==> flow/design.v <==
`default_nettype none
module busBridge3
  (i_CLK,
   i_rst,
   i_dataRx,
   i_strobeRx,
   o_dataTx,
   i_strobeTx,
   i_strobeSync,
   o_busAddr,
   o_busData,
   i_busData,
   o_busWe,
   o_busRe,
   i_busAck  
   );
   input wire   i_CLK;      
   input wire   i_rst;  
   input wire [7:0] i_dataRx;
   input wire 	    i_strobeRx;  
   output wire [7:0] o_dataTx;
   input wire 	     i_strobeTx;  
   input wire 	     i_strobeSync;
   output reg [31:0] o_busAddr;
   output reg [31:0] o_busData;
   input wire [31:0] i_busData;
   output reg 	     o_busWe;   
   output reg 	     o_busRe;
   input wire 	     i_busAck;
   localparam STROBE_TX_DELAY = 32'd2;  
   reg 		     pendingRead;
   reg [15:0] 	     readMargin;
   reg [15:0] 	     readMarginMin;
   reg [31:0] 	     shiftIn;
   wire [31:0] 	     nextShiftIn = {i_dataRx, shiftIn[31:8]};
   reg [31:0] 	     shiftOut;
   wire [31:0] 	     nextShiftOut = {8'd0, shiftOut[31:8]};
   assign o_dataTx = shiftOut[7:0];
   localparam STATE_IDLE = 8'd0;
   localparam STATE_ADDRINC = 8'd1;
   localparam STATE_WORDWIDTH = 8'd2;
   localparam STATE_NWORDS = 8'd3;
   localparam STATE_ADDRWRITE = 8'd4;
   localparam STATE_WRITE = 8'd5;
   localparam STATE_ADDRREAD = 8'd6;
   localparam STATE_READ = 8'd7;
   localparam STATE_MARGIN = 8'd8;
   reg [1:0] 	     nRemMinusOne;
   reg [7:0] 	     state;
   reg [31:0] 	     addr;
   reg [7:0] 	     config_addrInc;
   reg [1:0] 	     config_wordwidthMinusOne;
   reg [15:0] 	     config_nWordsMinusOne;
   reg [15:0] 	     countNWords;
   task doRead(input [31:0] newAddr, input[15:0] paramCountMinusOne);
      begin
	 o_busRe <= 1'b1;
	 o_busAddr <= newAddr;
	 pendingRead <= 1'b1;
	 addr <= newAddr + {24'd0, config_addrInc};
	 readMargin <= 16'd0;	 
	 if (paramCountMinusOne == 16'd0) begin
	    state <= STATE_IDLE;
	    nRemMinusOne <= 2'd0;		 
	    countNWords <= 16'dx;		 
	 end else begin
	    countNWords <= paramCountMinusOne - 16'd1;
	    state <= STATE_READ;
	    nRemMinusOne <= config_wordwidthMinusOne;		 
	 end
      end
   endtask   
   always @(posedge i_CLK) begin
      o_busWe <= 1'b0;
      o_busRe <= 1'b0;      
      o_busAddr <= 32'bx;      
      o_busData <= 32'bx;      
      readMargin <= (readMargin == 16'hFFFF) ? readMargin : readMargin + 16'd1;
      if (i_strobeTx) begin
	 shiftOut 	<= nextShiftOut;
	 if (pendingRead)
	   readMarginMin <= 16'd0;  
	 else
	   readMarginMin <= readMargin < readMarginMin ? readMargin : readMarginMin;  
      end
      if (i_busAck & pendingRead) begin
	 shiftOut <= i_busData;
	 pendingRead <= 1'b0;
	 readMargin <= 16'd0;
      end
      if (i_strobeRx) begin
	 shiftIn <= nextShiftIn;
	 nRemMinusOne <= nRemMinusOne - 2'd1;
	 if (nRemMinusOne == 2'd0) begin
	    case (state)
	      STATE_IDLE: begin
		 case (i_dataRx)
		   STATE_ADDRWRITE: begin
		      state <= i_dataRx; 
		      nRemMinusOne <= 2'd3;
		   end
		   STATE_WRITE: begin
		      state <= i_dataRx;
		      countNWords <= config_nWordsMinusOne;
		      nRemMinusOne <= config_wordwidthMinusOne;      
		   end
		   STATE_ADDRREAD: begin
		      state <= i_dataRx; 
		      nRemMinusOne <= 2'd3;
		   end
		   STATE_ADDRINC: begin
		      state <= i_dataRx; 
		      nRemMinusOne <= 2'd0;
		   end
		   STATE_WORDWIDTH: begin 
		      state <= i_dataRx; 
		      nRemMinusOne <= 2'd0;
		   end
		   STATE_NWORDS: begin 
		      state <= i_dataRx; 
		      nRemMinusOne <= 2'd1;
		   end
		   STATE_READ: begin
		      doRead(addr, config_nWordsMinusOne);
		   end
		   STATE_MARGIN: begin
		      state <= i_dataRx; 
		      nRemMinusOne <= 2'd0;
		      if (pendingRead) begin
			 shiftOut <= 16'd0;
			 pendingRead <= 1'b0;
		      end else begin
			 shiftOut <= (readMarginMin < STROBE_TX_DELAY) ? 32'd0 : readMarginMin - STROBE_TX_DELAY;
		      end
		      readMarginMin <= 16'hFFFF;
		   end
		   default: begin 
		      state <= STATE_IDLE;
		      nRemMinusOne <= 2'd0;
		   end
		 endcase
	      end
	      STATE_ADDRWRITE: begin 
		 addr <= nextShiftIn;
		 state <= STATE_WRITE;
		 countNWords <= config_nWordsMinusOne;
		 nRemMinusOne <= config_wordwidthMinusOne;      
	      end
	      STATE_ADDRREAD: begin
		 doRead(nextShiftIn, config_nWordsMinusOne);
	      end
	      STATE_ADDRINC: begin 
		 config_addrInc <= nextShiftIn[31:24];
		 state <= STATE_IDLE;
		 nRemMinusOne <= 2'd0;
	      end
	      STATE_WORDWIDTH: begin
		 config_wordwidthMinusOne <= nextShiftIn[31:24];
		 state <= STATE_IDLE;
		 nRemMinusOne <= 2'd0;
	      end
	      STATE_NWORDS: begin
		 config_nWordsMinusOne <= nextShiftIn[31:16];
		 state <= STATE_IDLE;
		 nRemMinusOne <= 2'd0;
	      end
	      STATE_WRITE: begin
		 o_busWe <= 1'b1;
		 o_busAddr <= addr;		 
		 case (config_wordwidthMinusOne)
		   2'd0: o_busData <= {24'd0, nextShiftIn[31:24]};		   
		   2'd1: o_busData <= {16'd0, nextShiftIn[31:16]};
		   2'd2: o_busData <= {8'd0, nextShiftIn[31:8]};
		   2'd3: o_busData <= nextShiftIn;
		 endcase
		 addr <= addr + {24'd0, config_addrInc};
		 if (countNWords == 16'd0) begin
		    state <= STATE_IDLE;
		    nRemMinusOne <= 2'd0;		 
		    countNWords <= 16'dx;		 
		 end else begin
		    countNWords <= countNWords - 16'd1;
		    nRemMinusOne <= config_wordwidthMinusOne;		 
		 end
	      end
	      STATE_READ: begin
		 doRead(addr, countNWords);
	      end
	      STATE_MARGIN: begin
		 state <= STATE_IDLE;
		 nRemMinusOne <= 2'd0;		 	      
	      end
	      default: begin
		 state <= STATE_IDLE;
		 nRemMinusOne <= 2'd0;		 	      
	      end
	    endcase
	 end  
      end  
      if (i_strobeSync) begin
	 state <= STATE_IDLE;
	 nRemMinusOne <= 2'd0;
	 pendingRead <= 1'b0;	 
      end
      if (i_rst) begin
	 o_busWe <= 1'b0;
	 o_busRe <= 1'b0;
	 o_busAddr <= 32'd0;
	 pendingRead <= 1'b0;
	 readMargin <= 16'hFFFF;
	 readMarginMin <= 16'hFFFF;
	 shiftIn <= 32'd0;
	 shiftOut <= 32'd0;
	 nRemMinusOne <= 2'd0;
	 state <= STATE_IDLE;
	 addr <= 32'd0;
	 config_addrInc <= 8'd1;
	 config_wordwidthMinusOne <= 2'd3;
	 config_nWordsMinusOne <= 16'd0;
	 countNWords <= 16'd0;
      end
   end   
endmodule
From RTL to reports: busBridge3
Tool output for the design above, in the order of the flow.
Lines are those of the file above, counted from 1.
Operators carry their Yosys type and port widths (W data, S select, Z words).
Cell names lack the library's common part.
{ "design": {"design": "busBridge3", "clock_port": "i_CLK", "library": "sky130hd", "pvt_corner": "tt_025C_1v80"} }

Word-level counts
Yosys after proc, flatten, opt, wreduce and memory -nomap, before mapping. Memory bits, and registers merged into a memory's read port (data or address), are not among the register bits. Print and check cells are not counted. Equal cells are merged and count once.
{ "classes": {"addsub": 7, "compare": 2, "eq_ne": 22, "mux": 54, "bitwise": 3, "n_reduce_logical": 19} }
{ "ops": {"columns": ["operator", "count"], "rows": [
  ["$mux W32", 15],
  ["$pmux W32 S4", 2],
  ["$mux W16", 14],
  ["$pmux W32 S3", 1],
  ["$add A32 B8 Y32", 2],
  ["$eq A8 B3 Y1 const B", 8],
  ["$pmux W16 S4", 1],
  ["$pmux W16 S2", 2],
  ["$pmux W8 S5", 1],
  ["$sub A16 B1 Y16 const B", 2],
  ["$logic_not A16 Y1", 2],
  ["$eq A8 B2 Y1 const B", 4],
  ["$sub A16 B2 Y17 const B", 1],
  ["$add A16 B1 Y16 const B", 1],
  ["$lt A16 B16 Y1", 1],
  ["$eq A16 B16 Y1 const B", 1],
  ["$lt A16 B2 Y1 const B", 1],
  ["$eq A8 B1 Y1 const B", 2],
  ["$pmux W8 S2", 1],
  ["$pmux W2 S4", 2],
  ["$reduce_and A3 Y1", 4],
  ["$reduce_or A2 Y1", 4],
  ["$reduce_and A4 Y1", 2],
  ["$eq A8 B4 Y1 const B", 1],
  ["$logic_not A8 Y1", 1],
  ["$mux W8", 1],
  ["$reduce_or A7 Y1", 1],
  ["$mux W3", 2]
]} }
Other operator kinds: 14; their cells: 27.
{ "word_totals": {"regBits": 247, "in_bits": 46, "output_inout_bits": 74, "elab_cells": 123} }

Longest topological paths
Longest topological path by Yosys (ltp), each cell counted once; first at word level (registers and memories cut), then after technology mapping (sequential cells cut; the memories' decode and read muxes count).
{ "logic_depth": {"depth_word": 8, "abc_area": 0, "mapped_depth": 19, "depth_no_buf": 13} }

Netlist
Source: synth_stat.txt of the flow (Yosys; design flattened, memories mapped). It holds for the ABC_AREA given above (unset counts as 0); a run with the other value may have another netlist.
{ "types": {"columns": ["cell_type", "count", "type_area_um2"], "rows": [
  ["dfxtp_1", 239, 4.78E+03],
  ["mux2i_1", 108, 1.08E+03],
  ["nand2_1", 169, 634.358],
  ["a21oi_1", 115, 575.552],
  ["nor2_1", 153, 574.301],
  ["o21ai_0", 89, 445.427],
  ["clkbuf_1", 101, 379.114],
  ["ha_1", 28, 350.336],
  ["mux2_2", 27, 304.042],
  ["xnor2_1", 32, 280.269],
  ["a211oi_1", 28, 210.202],
  ["nand3_1", 41, 205.197],
  ["nor3_1", 41, 205.197],
  ["nor4_1", 31, 193.936],
  ["nand4_1", 28, 175.168],
  ["xor2_1", 19, 166.41],
  ["a31oi_1", 23, 143.888],
  ["o221ai_1", 16, 140.134]
]} }
Other cell types: 64; their cells: 300.
{ "mapped": {"mapped_cells": 1588, "synth_area_um2": 12998.7, "seq_area_um2": 4784.6, "flip_flops": 239, "n_buf": 134} }

Path before layout
Path of least setup slack by OpenSTA after synthesis, without wires, with an ideal clock, recovery checks aside; 20% of the period is set as input and as output delay. Where synthesis merged equal registers, the netlist keeps one of their names.
{ "synth_timing": {"path_kind": "register -> register", "from": "register state[0]", "to": "register addr[10]", "tclk_ns": 5.0, "setup_time_ns": 0.133, "t_first_pin_ns": 0.000, "arrival_ns": 4.406, "setup_slack_ns": 0.460, "delay_ns": 4.539, "driving_pins": 19, "path_buffers": 5, "synth_period_reached_ns": 4.54} }
"delay_ns" = arrival - input delay + setup time.
"driving_pins" counts driving pins, that of a launching flip-flop among them; a cell with two outputs on the path counts twice.
"synth_period_reached_ns" is the clock period less the worst setup slack; recovery checks do not enter. This is arithmetic on one report: input and output delays are still those of the set period (20% each).
Between the ends stands the longest chain of elaborated cells between them, by number of cells; it is not shown to be the way that was timed. Of several equally long chains one is given.
Each line given opens the expression or statement behind the cell; cells for indexed reads and writes are added by Yosys, which also makes memories of some case tables.
A register here has more assigning lines than the two given.
{ "synth_via": {"cell_sequence": "dfxtp_1 -> clkbuf_1 -> nor4b_2 -> nand2_1 -> clkbuf_1 -> clkbuf_1 -> buf_1 -> clkbuf_1 -> nand2_1 -> nand2_1 -> ha_1 -> fa_1 -> a211oi_1 -> nor2_1 -> o41ai_1 -> a21o_1 -> mux2_2 -> a211oi_1 -> nor4_1", "elab_chain_cells": 4, "cone_cells": 10, "lines_between": 1} }
{ "synth_rtl": {"columns": ["item", "line", "rtl"], "rows": [
  ["start, declared", 49, "reg [7:0] state;"],
  ["start, assigned", 99, "state <= i_dataRx;"],
  ["start, assigned", 103, "state <= i_dataRx;"],
  ["$eq A8 B3 Y1", 95, "case (state)"],
  ["$reduce_or A2 Y1", null, null],
  ["$reduce_bool A4 Y1", null, null],
  ["$reduce_and A4 Y1", null, null],
  ["end, assigned", 144, "addr <= nextShiftIn;"],
  ["end, assigned", 176, "addr <= addr + {24'd0, config_addrInc};"],
  ["end, declared", 50, "reg [31:0] addr;"]
]} }

Path in the finished layout
From the final timing report of stored run 1: the path of least setup slack in the routed layout; clock arrival at registers is part of the times.
{ "layout_timing": {"path_kind": "register -> register", "from": "register state[0]", "to": "register addr[10]", "tclk_ns": 5.0, "setup_time_ns": 0.14, "t_first_pin_ns": 0.56, "arrival_ns": 5.15, "setup_slack_ns": 0.25, "driving_pins": 19, "path_buffers": 5} }
Between the ends stands the longest chain of elaborated cells between them, by number of cells; it is not shown to be the way that was timed. Of several equally long chains one is given.
A register here has more assigning lines than the two given.
{ "layout_via": {"cell_sequence": "dfxtp_1 -> clkbuf_2 -> nor4b_4 -> nand2_4 -> buf_4 -> clkbuf_8 -> buf_4 -> clkbuf_4 -> nand2_1 -> nand2_1 -> ha_1 -> fa_2 -> a211oi_2 -> nor2_4 -> o41ai_4 -> a21o_1 -> mux2_2 -> a211oi_1 -> nor4_1", "elab_chain_cells": 4, "cone_cells": 10, "lines_between": 1} }
{ "layout_rtl": {"columns": ["item", "line", "rtl"], "rows": [
  ["start, declared", 49, "reg [7:0] state;"],
  ["start, assigned", 99, "state <= i_dataRx;"],
  ["start, assigned", 103, "state <= i_dataRx;"],
  ["$eq A8 B3 Y1", 95, "case (state)"],
  ["$reduce_or A2 Y1", null, null],
  ["$reduce_bool A4 Y1", null, null],
  ["$reduce_and A4 Y1", null, null],
  ["end, assigned", 144, "addr <= nextShiftIn;"],
  ["end, assigned", 176, "addr <= addr + {24'd0, config_addrInc};"],
  ["end, declared", 50, "reg [31:0] addr;"]
]} }

==> results <==
Design busBridge3 on sky130hd. What follows are 6 stored runs of the flow, each under its own settings; their order means nothing. The constraints put input and output delay at 20% of the set period each and load the outputs with 0.01 pF.
"clock_period_reached_ns": clock period set for the run, less the worst setup slack. It is reckoned from that one timing run; input and output delays stay at 20% of the period that was set.
"worst_path_time_ns" = time allowed to the worst setup path (clock period - input delay - output delay, where it has them) - its slack; a late launch clock adds to it, a late capture clock takes from it.
"design_power_uw" is the tool's figure for a default switching activity; nothing was simulated.
[
  {
    "run": "stored run 1",
    "settings": { "ABC_AREA": 0, "CAP_MARGIN": 15, "CELL_PAD_IN_SITES_GLOBAL_PLACEMENT": 1, "CORE_MARGIN": 2, "CORE_UTILIZATION": 25, "CTS_CLUSTER_DIAMETER": 266, "GPL_TIMING_DRIVEN": 0, "HOLD_SLACK_MARGIN": 0.21, "MAX_ROUTING_LAYER": "met4", "MIN_ROUTING_LAYER": "met2", "PLACE_DENSITY_LB_ADDON": 0.1, "SETUP_SLACK_MARGIN": 0.11, "TNS_END_PERCENT": 20, "period_ns": 5.0, "SLEW_MARGIN": 20 },
    "results": { "utilization_pct": 31.9, "timing.setup.ws_ns": 0.248, "worst_path_time_ns": 4.75, "critical_path_kind": "register -> register", "clock_period_reached_ns": 4.752, "tns_ns": 0.000, "synthArea_um2": 12998.7, "final_hold_ws_ns": 0.465, "design_power_uw": 5953, "design.die.area_um2": 53835.6, "layout_stdcell_area_um2": 16373.2 }
  },
  {
    "run": "stored run 2",
    "settings": { "ABC_AREA": 0, "CORE_ASPECT_RATIO": 0.61, "CORE_UTILIZATION": 70, "MAX_ROUTING_LAYER": "met4", "PLACE_DENSITY": 0.7, "SETUP_SLACK_MARGIN": 0.71, "TNS_END_PERCENT": 5, "period_ns": 7.25, "CAP_MARGIN": 20, "CORE_MARGIN": 2, "SLEW_MARGIN": 20 },
    "results": { "synthArea_um2": 12998.7, "design.die.area_um2": 19709.0, "tns_ns": 0.000, "final_hold_ws_ns": 0.475, "timing.setup.ws_ns": 2.061, "utilization_pct": 82.9, "design_power_uw": 3644, "clock_period_reached_ns": 5.189, "worst_path_time_ns": 5.19, "critical_path_kind": "register -> register", "layout_stdcell_area_um2": 14903.0 }
  },
  {
    "run": "stored run 3",
    "settings": { "ABC_AREA": 0, "CELL_PAD_IN_SITES_DETAIL_PLACEMENT": 1, "CORE_ASPECT_RATIO": 0.61, "CORE_MARGIN": 10, "CORE_UTILIZATION": 45, "MAX_ROUTING_LAYER": "met4", "PLACE_DENSITY": 0.7, "SETUP_SLACK_MARGIN": 0.24, "TNS_END_PERCENT": 5, "period_ns": 2.9, "CAP_MARGIN": 20, "SLEW_MARGIN": 20 },
    "results": { "timing.setup.ws_ns": -2.034, "layout_stdcell_area_um2": 17470.5, "tns_ns": -33.029, "synthArea_um2": 12998.7, "design_power_uw": 10209, "utilization_pct": 61.6, "clock_period_reached_ns": 4.934, "final_hold_ws_ns": 0.451, "worst_path_time_ns": 4.93, "critical_path_kind": "register -> register", "design.die.area_um2": 36292.6 }
  },
  {
    "run": "stored run 4",
    "settings": { "ABC_AREA": 1, "CAP_MARGIN": 25, "CELL_PAD_IN_SITES_DETAIL_PLACEMENT": 2, "CORE_ASPECT_RATIO": 0.62, "CORE_MARGIN": 10, "CORE_UTILIZATION": 45, "CTS_CLUSTER_SIZE": 81, "GPL_TIMING_DRIVEN": 0, "HOLD_SLACK_MARGIN": -0.07, "MAX_ROUTING_LAYER": "met5", "PLACE_DENSITY_LB_ADDON": 0.22, "SETUP_SLACK_MARGIN": 0.24, "TNS_END_PERCENT": 55, "period_ns": 2.9, "SLEW_MARGIN": 20 },
    "outcome": "not finished: placement ended with error DPL-0033"
  },
  {
    "run": "stored run 5",
    "settings": { "ABC_AREA": 0, "CAP_MARGIN": 25, "CELL_PAD_IN_SITES_DETAIL_PLACEMENT": 2, "CORE_ASPECT_RATIO": 0.62, "CORE_MARGIN": 10, "CORE_UTILIZATION": 26, "CTS_CLUSTER_SIZE": 12, "GPL_TIMING_DRIVEN": 0, "HOLD_SLACK_MARGIN": -0.07, "MAX_ROUTING_LAYER": "met5", "MIN_ROUTING_LAYER": "met2", "PLACE_DENSITY_LB_ADDON": 0.22, "SETUP_SLACK_MARGIN": 0.47, "SLEW_MARGIN": 0, "TNS_END_PERCENT": 55, "period_ns": 2.9 },
    "results": { "design.die.area_um2": 59595.4, "final_hold_ws_ns": 0.311, "layout_stdcell_area_um2": 19318.5, "worst_path_time_ns": 4.58, "critical_path_kind": "register -> register", "utilization_pct": 39.1, "clock_period_reached_ns": 4.581, "synthArea_um2": 12998.7, "design_power_uw": 10557, "tns_ns": -70.637, "timing.setup.ws_ns": -1.681 }
  },
  {
    "run": "stored run 6",
    "settings": { "CELL_PAD_IN_SITES_DETAIL_PLACEMENT": 2, "CORE_MARGIN": 2, "CORE_UTILIZATION": 21, "HOLD_SLACK_MARGIN": 0.13, "MAX_ROUTING_LAYER": "met4", "PLACE_DENSITY_LB_ADDON": 0.05, "SETUP_SLACK_MARGIN": 0.21, "SLEW_MARGIN": 5, "TNS_END_PERCENT": 85, "period_ns": 4.31, "CAP_MARGIN": 20 },
    "results": { "layout_stdcell_area_um2": 16390.7, "timing.setup.ws_ns": 0.519, "synthArea_um2": 12998.7, "final_hold_ws_ns": 0.458, "design.die.area_um2": 63905.3, "design_power_uw": 6778, "worst_path_time_ns": 3.79, "critical_path_kind": "register -> register", "utilization_pct": 26.7, "tns_ns": 0.000, "clock_period_reached_ns": 3.791 }
  }
]
